==> flow/design.v <==
module non_restoring_divider #(
    parameter DATA_WIDTH = 32
) (
    input  logic                    clk_i,
    input  logic                    clk_en_i,
    input  logic                    rst_n_i,
    input  logic [DATA_WIDTH - 1:0] dividend_i,
    input  logic [DATA_WIDTH - 1:0] divisor_i,
    input  logic                    data_valid_i,
    output logic [DATA_WIDTH - 1:0] quotient_o,
    output logic [DATA_WIDTH - 1:0] remainder_o,
    output logic                    divide_by_zero_o,
    output logic                    data_valid_o,
    output logic                    idle_o
);
    localparam COUNTER_WIDTH = $clog2(DATA_WIDTH);
    typedef enum logic [1:0] {IDLE, DIVIDE, RESTORE} fsm_state_t;
    typedef struct packed {
        logic                    rem_sign;
        logic [DATA_WIDTH - 1:0] remainder;
        logic [DATA_WIDTH - 1:0] quotient;
    } result_t;
    fsm_state_t state_CRT, state_NXT;
        always_ff @(posedge clk_i) begin : state_register
            if (!rst_n_i) begin
                state_CRT <= IDLE;
            end else if (clk_en_i) begin
                state_CRT <= state_NXT;
            end
        end : state_register
    result_t partial_CRT, partial_NXT;
    logic [DATA_WIDTH - 1:0] divisor_CRT, divisor_NXT;
        always_ff @(posedge clk_i) begin : datapath_register
            if (clk_en_i) begin
                partial_CRT <= partial_NXT;
                divisor_CRT <= divisor_NXT;
            end
        end : datapath_register
    logic [COUNTER_WIDTH - 1:0] iter_count_CRT, iter_count_NXT;
        always_ff @(posedge clk_i) begin : counter 
            if (clk_en_i) begin
                iter_count_CRT <= iter_count_NXT;
            end
        end : counter 
    logic divide_by_zero_CRT, divide_by_zero_NXT;
        always_ff @(posedge clk_i) begin : status_register
            if (!rst_n_i) begin
                divide_by_zero_CRT <= 1'b0;
            end else if (clk_en_i) begin
                divide_by_zero_CRT <= divide_by_zero_NXT;
            end
        end : status_register
    result_t pair_shifted;
        always_comb begin : fsm_logic 
            divide_by_zero_NXT = divide_by_zero_CRT;
            iter_count_NXT = iter_count_CRT;
            partial_NXT = partial_CRT;
            divisor_NXT = divisor_CRT;
            state_NXT = state_CRT;
            pair_shifted = 'b0;
            remainder_o = partial_CRT.remainder;
            data_valid_o = 1'b0;
            idle_o = 1'b0;
            case (state_CRT) 
                IDLE: begin 
                    if (data_valid_i) begin
                        state_NXT = DIVIDE;
                    end
                    divide_by_zero_NXT = (divisor_i == '0);
                    partial_NXT.rem_sign = 1'b0;
                    partial_NXT.quotient = dividend_i;
                    partial_NXT.remainder = '0;
                    divisor_NXT = divisor_i;
                    iter_count_NXT = '0;
                    idle_o = 1'b1;
                end
                DIVIDE: begin
                    state_NXT = (iter_count_CRT == (DATA_WIDTH - 1)) ? RESTORE : state_CRT;
                    iter_count_NXT = iter_count_CRT + 1;
                    pair_shifted = partial_CRT << 1; 
                    if (partial_CRT.rem_sign) begin
                        {partial_NXT.rem_sign, partial_NXT.remainder} = {pair_shifted.rem_sign, pair_shifted.remainder} + divisor_CRT;
                    end else begin
                        {partial_NXT.rem_sign, partial_NXT.remainder} = {pair_shifted.rem_sign, pair_shifted.remainder} - divisor_CRT;
                    end
                    partial_NXT.quotient = {pair_shifted.quotient[DATA_WIDTH - 1:1], !partial_NXT.rem_sign};
                end
                RESTORE: begin
                    state_NXT = IDLE;
                    data_valid_o = 1'b1;
                    idle_o = 1'b0;
                    if (partial_CRT.rem_sign) begin
                        {partial_NXT.rem_sign, partial_NXT.remainder} = {partial_CRT.rem_sign, partial_CRT.remainder} + divisor_CRT;
                    end
                    remainder_o = partial_NXT.remainder;
                end
            endcase
        end : fsm_logic
    assign quotient_o = partial_CRT.quotient;
    assign divide_by_zero_o = divide_by_zero_CRT;
endmodule
Step by step through the tools: non_restoring_divider
The steps from the RTL of non_restoring_divider to its reports follow in flow order.
Line numbers count from 1 in the design file above.
Operators carry their Yosys type and port widths (W data, S select, Z words).
Library cell names are shortened.
{ "design": {"design": "non_restoring_divider", "clock": "clk_i", "lib": "sky130hd", "corner": "tt_025C_1v80"} }

Elaborated design
Yosys after proc, flatten, opt, wreduce and memory -nomap, before mapping. Memory bits, and registers merged into a memory's read port (data or address), are not among the register bits. Print and check cells are not counted. Equal cells are merged and count once.
{ "op_classes": {"addsub": 4, "logic": 0, "n_shift": 0, "mul": 0, "cmp": 0, "reduce_logical": 9, "n_mux": 13, "n_div": 0, "eq_ne": 5} }
{ "ops": {"columns": ["cell", "count"], "rows": [
  ["$mux W33", 3],
  ["$pmux W32 S3", 1],
  ["$add A33 B32 Y33", 2],
  ["$pmux W32 S2", 1],
  ["$sub A33 B32 Y33", 1],
  ["$logic_not A32 Y1", 1],
  ["$mux W32", 1],
  ["$pmux W5 S2", 1],
  ["$reduce_and A2 Y1", 3],
  ["$pmux W2 S3", 1],
  ["$add A5 B1 Y5 const B", 1],
  ["$eq A5 B5 Y1 const B", 1],
  ["$ne A2 B2 Y1 const B", 2],
  ["$reduce_and A4 Y1", 1],
  ["$mux W2", 2],
  ["$reduce_bool A3 Y1", 1],
  ["$pmux W1 S3", 1],
  ["$eq A2 B1 Y1 const B", 1],
  ["$eq A2 B2 Y1 const B", 1],
  ["$logic_not A2 Y1", 1],
  ["$reduce_bool A2 Y1", 1],
  ["$mux W1", 2],
  ["$logic_not A1 Y1", 1]
]} }
{ "bits": {"output_inout_bits": 67, "rom_bits": 0, "clocked_rd_ports_x_width": 0, "in_bits": 68, "ff_bits": 105, "n_memories": 0, "mem_bits_rw": 0, "word_cells": 37, "latchBits": 0} }

Depth
Yosys ltp: most cells in a row. Word level: on the elaborated netlist, between registers, memories and ports. Mapped: between sequential cells and ports; inverters and the memories' decode and read muxes count.
{ "depth": {"word_depth": 5, "abc_area": 0, "depth_mapped": 19, "mapped_depth_nobuf": 19} }

Netlist
Yosys stat after the flow's synthesis: flattened, memories mapped to cells. It holds for the ABC_AREA given above (unset counts as 0); a run with the other value may have another netlist.
The area totals of this step are shown rounded.
{ "synth_totals": {"cells": 933, "ffs": 106, "synth_area_um2": 8700, "seq_area_um2": 3140, "buf_cells": 63} }
{ "types": {"columns": ["cell_type", "count", "type_area_um2"], "rows": [
  ["edfxtp_1", 102, 3.06E+03],
  ["ha_1", 68, 850.816],
  ["xor2_1", 48, 420.403],
  ["mux2_2", 35, 394.128],
  ["nand2_1", 102, 382.867],
  ["a21oi_1", 76, 380.365],
  ["xnor2_1", 36, 315.302],
  ["o21ai_0", 60, 300.288],
  ["buf_4", 32, 240.23],
  ["nor2_1", 60, 225.216],
  ["a21o_1", 25, 187.68],
  ["inv_1", 32, 120.115],
  ["nor3_1", 20, 100.096],
  ["nand3_1", 19, 95.091],
  ["clkbuf_1", 25, 93.84],
  ["mux2i_1", 9, 90.086],
  ["dfxtp_1", 4, 80.077],
  ["nor4_1", 12, 75.072]
]} }
Not listed: further types 49, cells in them 168.

Path before layout
OpenSTA on the mapped netlist: ideal clock, no wires. The path of least setup slack (recovery checks aside). Input and output delay are each 20% of the period. Register names are those of the netlist, which keeps one name where synthesis merged equal registers.
{ "synth_path": {"kind": "register -> output", "start": "reg partial_CRT", "end": "out remainder_o[30]", "setup_slack_ns": 2.073, "delay_ns": 2.727, "t_first_pin_ns": 0.000, "t_required_ns": 4.800, "output_delay_ns": 1.200, "arrival_time_ns": 2.727, "tclk_ns": 6.0, "driving_pins": 12, "n_path_buf": 0, "synth_period_reached_ns": 3.927} }
"delay_ns" is the arrival time less input delay plus setup time.
At an output port there is no setup time.
"driving_pins" counts driving pins, that of a launching flip-flop among them; a cell with two outputs on the path counts twice.
"synth_period_reached_ns" = period - worst setup slack (recovery checks aside). The figure is calculated, with input and output delays left at 20% of the set period.
An end named without its bit number is one bit of that signal or, where synthesis recoded a state register, one of its new flip-flops.
Between the ends stands the longest chain of elaborated cells between them, by number of cells; it is not shown to be the way that was timed. Of several equally long chains one is given.
Each line given opens the expression or statement behind the cell; cells for indexed reads and writes are added by Yosys, which also makes memories of some case tables.
{ "synth_via": {"path_cell_list": "edfxtp_1 -> ha_1 -> fa_1 -> a211oi_1 -> o21ai_0 -> a21oi_1 -> o21ai_1 -> o211ai_2 -> nand2_1 -> a221oi_1 -> xnor2_1 -> a221o_1", "elab_chain_len": 3, "cone_cells": 3, "lines_between": 3, "cone_classes": "add/sub (1); mux (2)"} }
{ "synth_rtl": {"columns": ["item", "line_no", "rtl"], "rows": [
  ["from (decl)", 31, "result_t partial_CRT, partial_NXT;"],
  ["from (assign)", 35, "partial_CRT <= partial_NXT;"],
  ["$add A33 B32 Y33", 93, "{partial_NXT.rem_sign, partial_NXT.remainder} = {partial_CRT.rem_sign, partial_CRT.remainder} + divisor_CRT;"],
  ["$mux W33", 92, "if (partial_CRT.rem_sign) begin"],
  ["$mux W32", 64, "case (state_CRT)"],
  ["to (decl)", 11, "output logic [DATA_WIDTH - 1:0] remainder_o,"]
]} }

Timing after layout
Path of least setup slack in the final report of run 2 (OpenROAD, finished layout, wires in). Where an end is a register, its clock arrival counts in the times.
{ "layout_path": {"kind": "register -> output", "start": "reg divisor_CRT[0]", "end": "out remainder_o[30]", "t_first_pin_ns": 0.36, "driving_pins": 13, "arrival_time_ns": 3.97, "setup_slack_ns": 0.83, "t_required_ns": 4.80, "tclk_ns": 6.0, "n_path_buf": 1, "output_delay_ns": 1.20} }
Between the ends stands the longest chain of elaborated cells between them, by number of cells; it is not shown to be the way that was timed. Of several equally long chains one is given.
{ "layout_via": {"path_cell_list": "edfxtp_1 -> ha_1 -> fa_1 -> a211oi_1 -> o21ai_0 -> a21oi_1 -> o21ai_1 -> o211ai_2 -> nand2_1 -> a221oi_1 -> xnor2_1 -> a221o_1 -> clkdlybuf4s50_1", "elab_chain_len": 3, "cone_cells": 3, "lines_between": 3, "cone_classes": "add/sub (1); mux (2)"} }
{ "layout_rtl": {"columns": ["item", "line_no", "rtl"], "rows": [
  ["from (decl)", 32, "logic [DATA_WIDTH - 1:0] divisor_CRT, divisor_NXT;"],
  ["from (assign)", 36, "divisor_CRT <= divisor_NXT;"],
  ["$add A33 B32 Y33", 93, "{partial_NXT.rem_sign, partial_NXT.remainder} = {partial_CRT.rem_sign, partial_CRT.remainder} + divisor_CRT;"],
  ["$mux W33", 92, "if (partial_CRT.rem_sign) begin"],
  ["$mux W32", 64, "case (state_CRT)"],
  ["to (decl)", 11, "output logic [DATA_WIDTH - 1:0] remainder_o,"]
]} }

Lab notebook: non_restoring_divider

5 stored runs of non_restoring_divider in the flow (synthesis by Yosys, layout by OpenROAD, sky130hd cells), in arbitrary order. Constraints: input delay and output delay 20% of the set period each, output load 0.01 pF.
By "period_reached_ns" is meant the clock period of the run minus its worst setup slack. This is arithmetic on one report: input and output delays are still those of the set period (20% each).
"worst_path_time_ns" is the time allowed to the run's worst setup path (the clock period less input and output delay, where it has them) less its slack. Clock arrival times count: a late capture clock shortens it, a late launch clock lengthens it.
"power_total_mw" is the tool's figure for a default switching activity; nothing was simulated.
Values from the reports are rounded here.
[
  {
    "run": "run 1",
    "settings": { "CELL_PAD_IN_SITES_DETAIL_PLACEMENT": 1, "CELL_PAD_IN_SITES_GLOBAL_PLACEMENT": 2, "CORE_ASPECT_RATIO": 0.71, "CORE_MARGIN": 4, "CORE_UTILIZATION": 58, "SLEW_MARGIN": 25, "period_ns": 7.12, "CAP_MARGIN": 20 },
    "outcome": "no final report: placement broke off with GPL-0301"
  },
  {
    "run": "run 2",
    "settings": { "CORE_UTILIZATION": 38, "CTS_CLUSTER_SIZE": 60, "period_ns": 6.0, "CAP_MARGIN": 20, "CORE_MARGIN": 2, "SLEW_MARGIN": 20 },
    "results": { "ys_area_um2": 8700, "die_area_um2": 24100, "final_stdcell_area_um2": 10400, "finish.utilization_pct": 46.2, "final_setup_ws_ns": 0.832, "timing.setup.tns_ns": 0.000, "timing.hold.ws_ns": 0.531, "power_total_mw": 2.61, "period_reached_ns": 5.168, "worst_path_time_ns": 3.97, "critical_path_type": "register -> output" }
  },
  {
    "run": "run 3",
    "settings": { "CAP_MARGIN": 25, "CELL_PAD_IN_SITES_DETAIL_PLACEMENT": 2, "CELL_PAD_IN_SITES_GLOBAL_PLACEMENT": 0, "CORE_UTILIZATION": 36, "GPL_TIMING_DRIVEN": 0, "PLACE_DENSITY_LB_ADDON": 0.15, "TNS_END_PERCENT": 10, "period_ns": 6.55, "CORE_MARGIN": 2, "SLEW_MARGIN": 20 },
    "results": { "ys_area_um2": 8700, "die_area_um2": 25400, "final_stdcell_area_um2": 10800, "finish.utilization_pct": 45.8, "final_setup_ws_ns": 0.456, "timing.setup.tns_ns": 0.000, "timing.hold.ws_ns": 0.556, "power_total_mw": 2.61, "period_reached_ns": 6.094, "worst_path_time_ns": 4.78, "critical_path_type": "register -> output" }
  },
  {
    "run": "run 4",
    "settings": { "ABC_AREA": 1, "CAP_MARGIN": 5, "CELL_PAD_IN_SITES_DETAIL_PLACEMENT": 0, "CELL_PAD_IN_SITES_GLOBAL_PLACEMENT": 0, "CORE_ASPECT_RATIO": 1.06, "CORE_MARGIN": 10, "CORE_UTILIZATION": 36, "CTS_CLUSTER_DIAMETER": 320, "GPL_TIMING_DRIVEN": 1, "HOLD_SLACK_MARGIN": 0.09, "MIN_ROUTING_LAYER": "met2", "PLACE_DENSITY_LB_ADDON": 0.17, "SLEW_MARGIN": 30, "TNS_END_PERCENT": 5, "period_ns": 8.88 },
    "results": { "ys_area_um2": 10700, "die_area_um2": 37000, "final_stdcell_area_um2": 12600, "finish.utilization_pct": 43.2, "final_setup_ws_ns": 3.75, "timing.setup.tns_ns": 0.000, "timing.hold.ws_ns": 0.473, "power_total_mw": 1.95, "period_reached_ns": 5.128, "worst_path_time_ns": 3.35, "critical_path_type": "register -> output" }
  },
  {
    "run": "run 5",
    "settings": { "CAP_MARGIN": 30, "CELL_PAD_IN_SITES_DETAIL_PLACEMENT": 0, "CORE_ASPECT_RATIO": 0.52, "CORE_MARGIN": 10, "CORE_UTILIZATION": 38, "CTS_CLUSTER_DIAMETER": 152, "CTS_CLUSTER_SIZE": 91, "MAX_ROUTING_LAYER": "met4", "SETUP_SLACK_MARGIN": -0.47, "TNS_END_PERCENT": 35, "period_ns": 8.02, "SLEW_MARGIN": 20 },
    "results": { "ys_area_um2": 8700, "die_area_um2": 29700, "final_stdcell_area_um2": 10400, "finish.utilization_pct": 47.1, "final_setup_ws_ns": 2.30, "timing.setup.tns_ns": 0.000, "timing.hold.ws_ns": 0.516, "power_total_mw": 1.99, "period_reached_ns": 5.724, "worst_path_time_ns": 4.12, "critical_path_type": "register -> output" }
  }
]
